==> flow/design.v <==
module ALU(
    input logic CLK,
    input logic RST,
    input logic ACT,
    input logic[3:0]  OP,
    input logic[1:0]  MOVI,
    input logic[31:0] REG_A,
    input logic[31:0] REG_B,
    input logic[31:0] MEM,
    input logic[31:0] IMM,
    output logic[31:0] DATA,
    output logic       RDY,
    output logic       VLD
);
    typedef enum logic [1:0] {
        INIT,
        FIRST_STAGE,
        MUL_FIRST_STAGE,
        MUL_SECOND_STAGE
    } state_type;
    state_type state_curr;
    state_type state_next;
    logic[31:0] operand_A;
    logic[31:0] operand_B;
    logic[31:0] norm_res;
    logic[31:0] norm_reg;
    logic[63:0] mult_res;
    logic       mult_req;
    always_comb begin
        case (state_curr)
            INIT:
                if (ACT) begin
                    if (mult_req)
                        state_next = MUL_FIRST_STAGE;
                    else
                        state_next = FIRST_STAGE;
                end else
                     state_next = INIT;
            FIRST_STAGE:      state_next = INIT;
            MUL_FIRST_STAGE:  state_next = MUL_SECOND_STAGE;
            MUL_SECOND_STAGE: state_next = INIT;
        endcase
    end
    always_ff @(posedge CLK) begin
        if (RST) begin
            state_curr  <= INIT;
        end else begin
            state_curr <= state_next;
            if (state_next == MUL_FIRST_STAGE)
                mult_res <= operand_A * operand_B;
            if (state_next == FIRST_STAGE)
                norm_reg <= norm_res;
        end
    end
    always_comb begin
        case (state_curr)
            INIT:             DATA = 32'b0;
            FIRST_STAGE:      DATA = norm_reg;
            MUL_FIRST_STAGE:  DATA = mult_res[31:0];
            MUL_SECOND_STAGE: DATA = mult_res[63:32];
        endcase
    end
    assign operand_A = REG_A;
    assign VLD = (state_curr != INIT) & ~RST;
    assign RDY = state_curr == INIT;
    always_comb begin
        case (MOVI)
            2'b00:   operand_B = REG_B;
            2'b01:   operand_B = MEM;
            2'b10:   operand_B = IMM;
            default: operand_B = '0;
        endcase
    end
    always_comb begin
        norm_res = 32'b0;
        mult_req = 0;
        if (RDY) begin
            case (OP)
                4'b0000: norm_res = operand_A + operand_B;             
                4'b0001: norm_res = operand_A - operand_B;             
                4'b0010: mult_req = 1;                                 
                4'b0011: norm_res = {1'b0, operand_B[31:1]};           
                4'b0100: norm_res = {operand_B[30:0], 1'b0};           
                4'b0101: norm_res = {operand_B[0], operand_B[31:1]};   
                4'b0110: norm_res = {operand_B[30:0], operand_B[31]};  
                4'b0111: norm_res = ~operand_B;                        
                4'b1000: norm_res = operand_A & operand_B;             
                4'b1001: norm_res = operand_A | operand_B;             
                4'b1010: norm_res = operand_A ^ operand_B;             
                4'b1011: norm_res = ~(operand_A & operand_B);          
                4'b1100: norm_res = ~(operand_A | operand_B);          
                4'b1101: norm_res = ~(operand_A ^ operand_B);          
                4'b1110: norm_res = operand_B + 1;                     
                4'b1111: norm_res = operand_B - 1;                     
            endcase
        end
    end
endmodule
== Step by step through the tools: ALU ==
The steps from the RTL of ALU to its reports follow in flow order.
Lines are those of the file above, counted from 1.
Cell names lack the library's common part.
Not given: -
Inputs
  top module: ALU
  clock input: CLK
  library: sky130hd
  corner: tt_025C_1v80

== Word-level counts ==
Source: Yosys, flattened and elaborated, memories not mapped. Widths are those after wreduce. Registers that Yosys merges into a memory's read port (data or address) are not register bits. Print and check cells do not count. Equal cells are merged and count once.
Word-level totals
  output and inout bits: 34
  input bits: 137
  bits in registers: 98
  elaborated cells: 55
Cells by class
  add/sub/neg operators: 4
  reductions and logical operators: 8
  $mul: 1
  equal/unequal tests: 22
  muxes and demuxes: 8
  bitwise operators: 9
Operators by type and width (count)
  multiplier 32 x 32 -> 64 bit: 1
  case mux 32 bit (select 16 bit): 1
  inverter 32 bit: 4
  case mux 32 bit (select 4 bit): 1
  case mux 32 bit (select 3 bit): 1
  adder 32 x 1 -> 32 bit with constant B: 1
  subtractor 32 x 1 -> 32 bit with constant B: 1
  adder 32 bit: 1
  subtractor 32 bit: 1
  AND 32 bit: 1
  OR 32 bit: 1
  bitwise XOR 32 bit: 1
  == test 4 bit with constant B: 8
  == test 4 x 3 -> 1 bit with constant B: 4
  OR reduction 15 bit: 1
  == test 2 bit with constant B: 4
  == test 4 x 2 -> 1 bit with constant B: 2
  == test 2 x 1 -> 1 bit with constant B: 3
  case mux 2 bit (select 3 bit): 1
  zero test 2 bit: 2
  AND reduction 2 bit: 2
  == test 4 x 1 -> 1 bit with constant B: 1
  zero test 4 bit: 1
  2-to-1 mux 2 bit: 2
  nonzero test 2 bit: 1
  OR reduction 2 bit: 1
  case mux 1 bit (select 2 bit): 1
  AND 1 bit: 1
Not listed: further kinds 2, cells in them 2.

== Depth ==
Yosys ltp: most cells in a row. Word level: on the elaborated netlist, between registers, memories and ports. Mapped: between sequential cells and ports; inverters and the memories' decode and read muxes count.
Depth
  depth in word-level cells: 9
  ABC_AREA: 1
  depth in mapped cells: 39

== Mapped cells and area ==
Source: synth_stat.txt of the flow (Yosys; design flattened, memories mapped). It holds for the ABC_AREA given above (unset counts as 0); a run with the other value may have another netlist.
Cells by type
  fa_1: count 897, area in all 1.8E+04 um^2
  inv_1: count 1807, area in all 6.78E+03 um^2
  nand2_1: count 1748, area in all 6.56E+03 um^2
  ha_1: count 392, area in all 4.9E+03 um^2
  edfxtp_1: count 96, area in all 2.88E+03 um^2
  nor2_1: count 320, area in all 1.2E+03 um^2
  a21oi_1: count 202, area in all 1010.97 um^2
  nand3_1: count 197, area in all 985.946 um^2
  o21ai_0: count 165, area in all 825.792 um^2
  clkbuf_1: count 163, area in all 611.837 um^2
  xor2_1: count 61, area in all 534.262 um^2
  buf_2: count 75, area in all 375.36 um^2
  o22ai_1: count 45, area in all 281.52 um^2
  nand4_1: count 35, area in all 218.96 um^2
  o21bai_1: count 25, area in all 187.68 um^2
  o211ai_1: count 23, area in all 172.666 um^2
  nor3_1: count 28, area in all 140.134 um^2
  xnor2_1: count 16, area in all 140.134 um^2
Other cell types: 38; their cells: 246.
Mapped netlist
  mapped cells: 6541
  sequential part of the area: 2922.8 um^2
  cell area after synthesis: 47481.8 um^2
  mapped flip-flops: 98
  buffers: 282

== Path before layout ==
Path of least setup slack by OpenSTA after synthesis, without wires, with an ideal clock, recovery checks aside; 20% of the period is set as input and as output delay. Where synthesis merged equal registers, the netlist keeps one of their names.
Timing post-synthesis
  path kind: input port to flip-flop
  start: input port MOVI[1]
  end: register mult_res[62]
  path slack: 1.525 ns
  period: 10.5 ns
  input delay: 2.100 ns
  setup time: 0.252 ns
  time at the first pin: 2.100 ns
  arrival time: 8.722 ns
  path delay: 6.874 ns
  path buffers: 2
  driving pins on the path: 31
  required time: 10.248 ns
  period reached after synthesis: 8.975 ns
"path delay" is the arrival time less input delay plus setup time.
"driving pins on the path" counts driving pins, that of a launching flip-flop among them; a cell with two outputs on the path counts twice.
"period reached after synthesis" is the clock period less the worst setup slack; recovery checks do not enter. This is arithmetic on one report: input and output delays are still those of the set period (20% each).
Between the ends stands the longest chain of elaborated cells between them, by number of cells; it is not shown to be the way that was timed. Of several equally long chains one is given.
A line is the first line of the expression or statement that the cell stems from. Yosys adds cells for indexed reads and writes and turns some case tables into memories.
Between the ends, post-synthesis
  cells stage by stage: nor2_2 > buf_2 > nand2_1 > nand2_4 > clkbuf_1 > ha_1 > inv_1 > xor2_1 > ha_1 > a31o_2 > fa_1 > inv_1 > fa_1 > fa_1 > inv_1 > fa_1 > fa_1 > fa_1 > inv_1 > fa_1 > inv_1 > ha_1 > nand2_1 > nor2_1 > inv_1 > nor2_1 > nand2_1 > o21ai_1 > nand3_1 > nand3_1 > nand2_1
  cells in the longest elaborated chain: 3
  elaborated cells on any way between the ends: 5
  RTL lines with such cells: 2
RTL lines, path post-synthesis
  start: declaration: line 6  | input logic[1:0]  MOVI,
  == test 2 bit: line 67  | case (MOVI)
  case mux 32 bit (select 3 bit): line 67
  multiplier 32 x 32 -> 64 bit: line 50  | mult_res <= operand_A * operand_B;
  end: assignment: line 50
  end: declaration: line 27  | logic[63:0] mult_res;

== Worst path after layout ==
Path of least setup slack in the final report of flow run 1 (OpenROAD, finished layout, wires in). Where an end is a register, its clock arrival counts in the times.
Timing post-layout
  path kind: input port to flip-flop
  start: input port MOVI[0]
  end: register mult_res[56]
  path buffers: 3
  time at the first pin: 2.10 ns
  arrival time: 10.62 ns
  required time: 10.63 ns
  period: 10.5 ns
  path slack: 0.01 ns
  setup time: 0.24 ns
  input delay: 2.10 ns
  driving pins on the path: 33
Between the ends stands the longest chain of elaborated cells between them, by number of cells; it is not shown to be the way that was timed. Of several equally long chains one is given.
Between the ends, post-layout
  cells stage by stage: clkdlybuf4s50_1 > nand2_1 > inv_4 > buf_4 > nand2_1 > nand3_2 > buf_12 > nand2_1 > inv_1 > fa_1 > inv_1 > fa_1 > fa_1 > fa_1 > inv_1 > fa_1 > fa_1 > fa_1 > inv_1 > fa_1 > inv_1 > ha_1 > nand2_1 > nor2_1 > inv_1 > nor3_4 > nand4_1 > nand2_1 > nand2_1 > nand2_1 > nand2_1 > nand3_1 > nand2_1
  cells in the longest elaborated chain: 3
  elaborated cells on any way between the ends: 5
  RTL lines with such cells: 2
RTL lines, path post-layout
  start: declaration: line 6  | input logic[1:0]  MOVI,
  == test 2 bit: line 67  | case (MOVI)
  case mux 32 bit (select 3 bit): line 67
  multiplier 32 x 32 -> 64 bit: line 50  | mult_res <= operand_A * operand_B;
  end: assignment: line 50
  end: declaration: line 27  | logic[63:0] mult_res;

==> results <==
Design ALU on sky130hd. What follows are 4 stored runs of the flow, each under its own settings; their order means nothing. The constraints put input and output delay at 20% of the set period each and load the outputs with 0.01 pF.
"achieved clock period (ns)" is the run's clock period less its worst setup slack. It is reckoned from that one timing run; input and output delays stay at 20% of the period that was set.
"worst setup path time (ns)" = time allowed to the worst setup path (clock period - input delay - output delay, where it has them) - its slack; a late launch clock adds to it, a late capture clock takes from it.

settings of flow run 1
{
  "ABC_AREA": 1,
  "CAP_MARGIN": 35,
  "CELL_PAD_IN_SITES_DETAIL_PLACEMENT": 2,
  "CORE_ASPECT_RATIO": 0.94,
  "GPL_TIMING_DRIVEN": 1,
  "PLACE_DENSITY_LB_ADDON": 0.12,
  "SLEW_MARGIN": 40,
  "period_ns": 10.5,
  "CORE_MARGIN": 2,
  "CORE_UTILIZATION": 40
}
report of flow run 1
yosys chip area after synthesis (um^2): 47481.8
finish__design__die__area: 121478.0
finish__design__instance__area__stdcell: 52069.9
finish__design__instance__utilization: 0.4424
finish__timing__setup__ws: 0.012
finish__timing__setup__tns: 0.000
achieved clock period (ns): 10.488
worst setup path time (ns): 8.39
worst setup path kind: input port to flip-flop

settings of flow run 2
{
  "ABC_AREA": 1,
  "CORE_UTILIZATION": 25,
  "CTS_CLUSTER_DIAMETER": 82,
  "GPL_TIMING_DRIVEN": 1,
  "MAX_ROUTING_LAYER": "met4",
  "PLACE_DENSITY_LB_ADDON": 0.21,
  "TNS_END_PERCENT": 40,
  "period_ns": 8.32,
  "CAP_MARGIN": 20,
  "CORE_MARGIN": 2,
  "SLEW_MARGIN": 20
}
report of flow run 2
yosys chip area after synthesis (um^2): 47481.8
finish__design__die__area: 193428.0
finish__design__instance__area__stdcell: 61182.4
finish__design__instance__utilization: 0.3251
finish__timing__setup__ws: -0.279
finish__timing__setup__tns: -6.607
achieved clock period (ns): 8.599
worst setup path time (ns): 6.93
worst setup path kind: input port to flip-flop

settings of flow run 3
{
  "ABC_AREA": 1,
  "CELL_PAD_IN_SITES_GLOBAL_PLACEMENT": 3,
  "CORE_ASPECT_RATIO": 0.67,
  "CORE_UTILIZATION": 58,
  "CTS_CLUSTER_DIAMETER": 230,
  "CTS_CLUSTER_SIZE": 60,
  "SETUP_SLACK_MARGIN": 3.09,
  "TNS_END_PERCENT": 70,
  "period_ns": 10.5,
  "CAP_MARGIN": 20,
  "CORE_MARGIN": 2,
  "SLEW_MARGIN": 20
}
report of flow run 3: did not finish, place, GPL-0301

settings of flow run 4
{
  "ABC_AREA": 0,
  "CORE_ASPECT_RATIO": 0.55,
  "CORE_UTILIZATION": 49,
  "HOLD_SLACK_MARGIN": 0.3,
  "MIN_ROUTING_LAYER": "met1",
  "PLACE_DENSITY_LB_ADDON": 0.19,
  "SETUP_SLACK_MARGIN": 1.1,
  "period_ns": 12.4,
  "CAP_MARGIN": 20,
  "CORE_MARGIN": 2,
  "SLEW_MARGIN": 20
}
report of flow run 4
yosys chip area after synthesis (um^2): 43784.5
finish__design__die__area: 91871.6
finish__design__instance__area__stdcell: 48222.5
finish__design__instance__utilization: 0.5438
finish__timing__setup__ws: 1.275
finish__timing__setup__tns: 0.000
achieved clock period (ns): 11.125
worst setup path time (ns): 8.65
worst setup path kind: input port to flip-flop
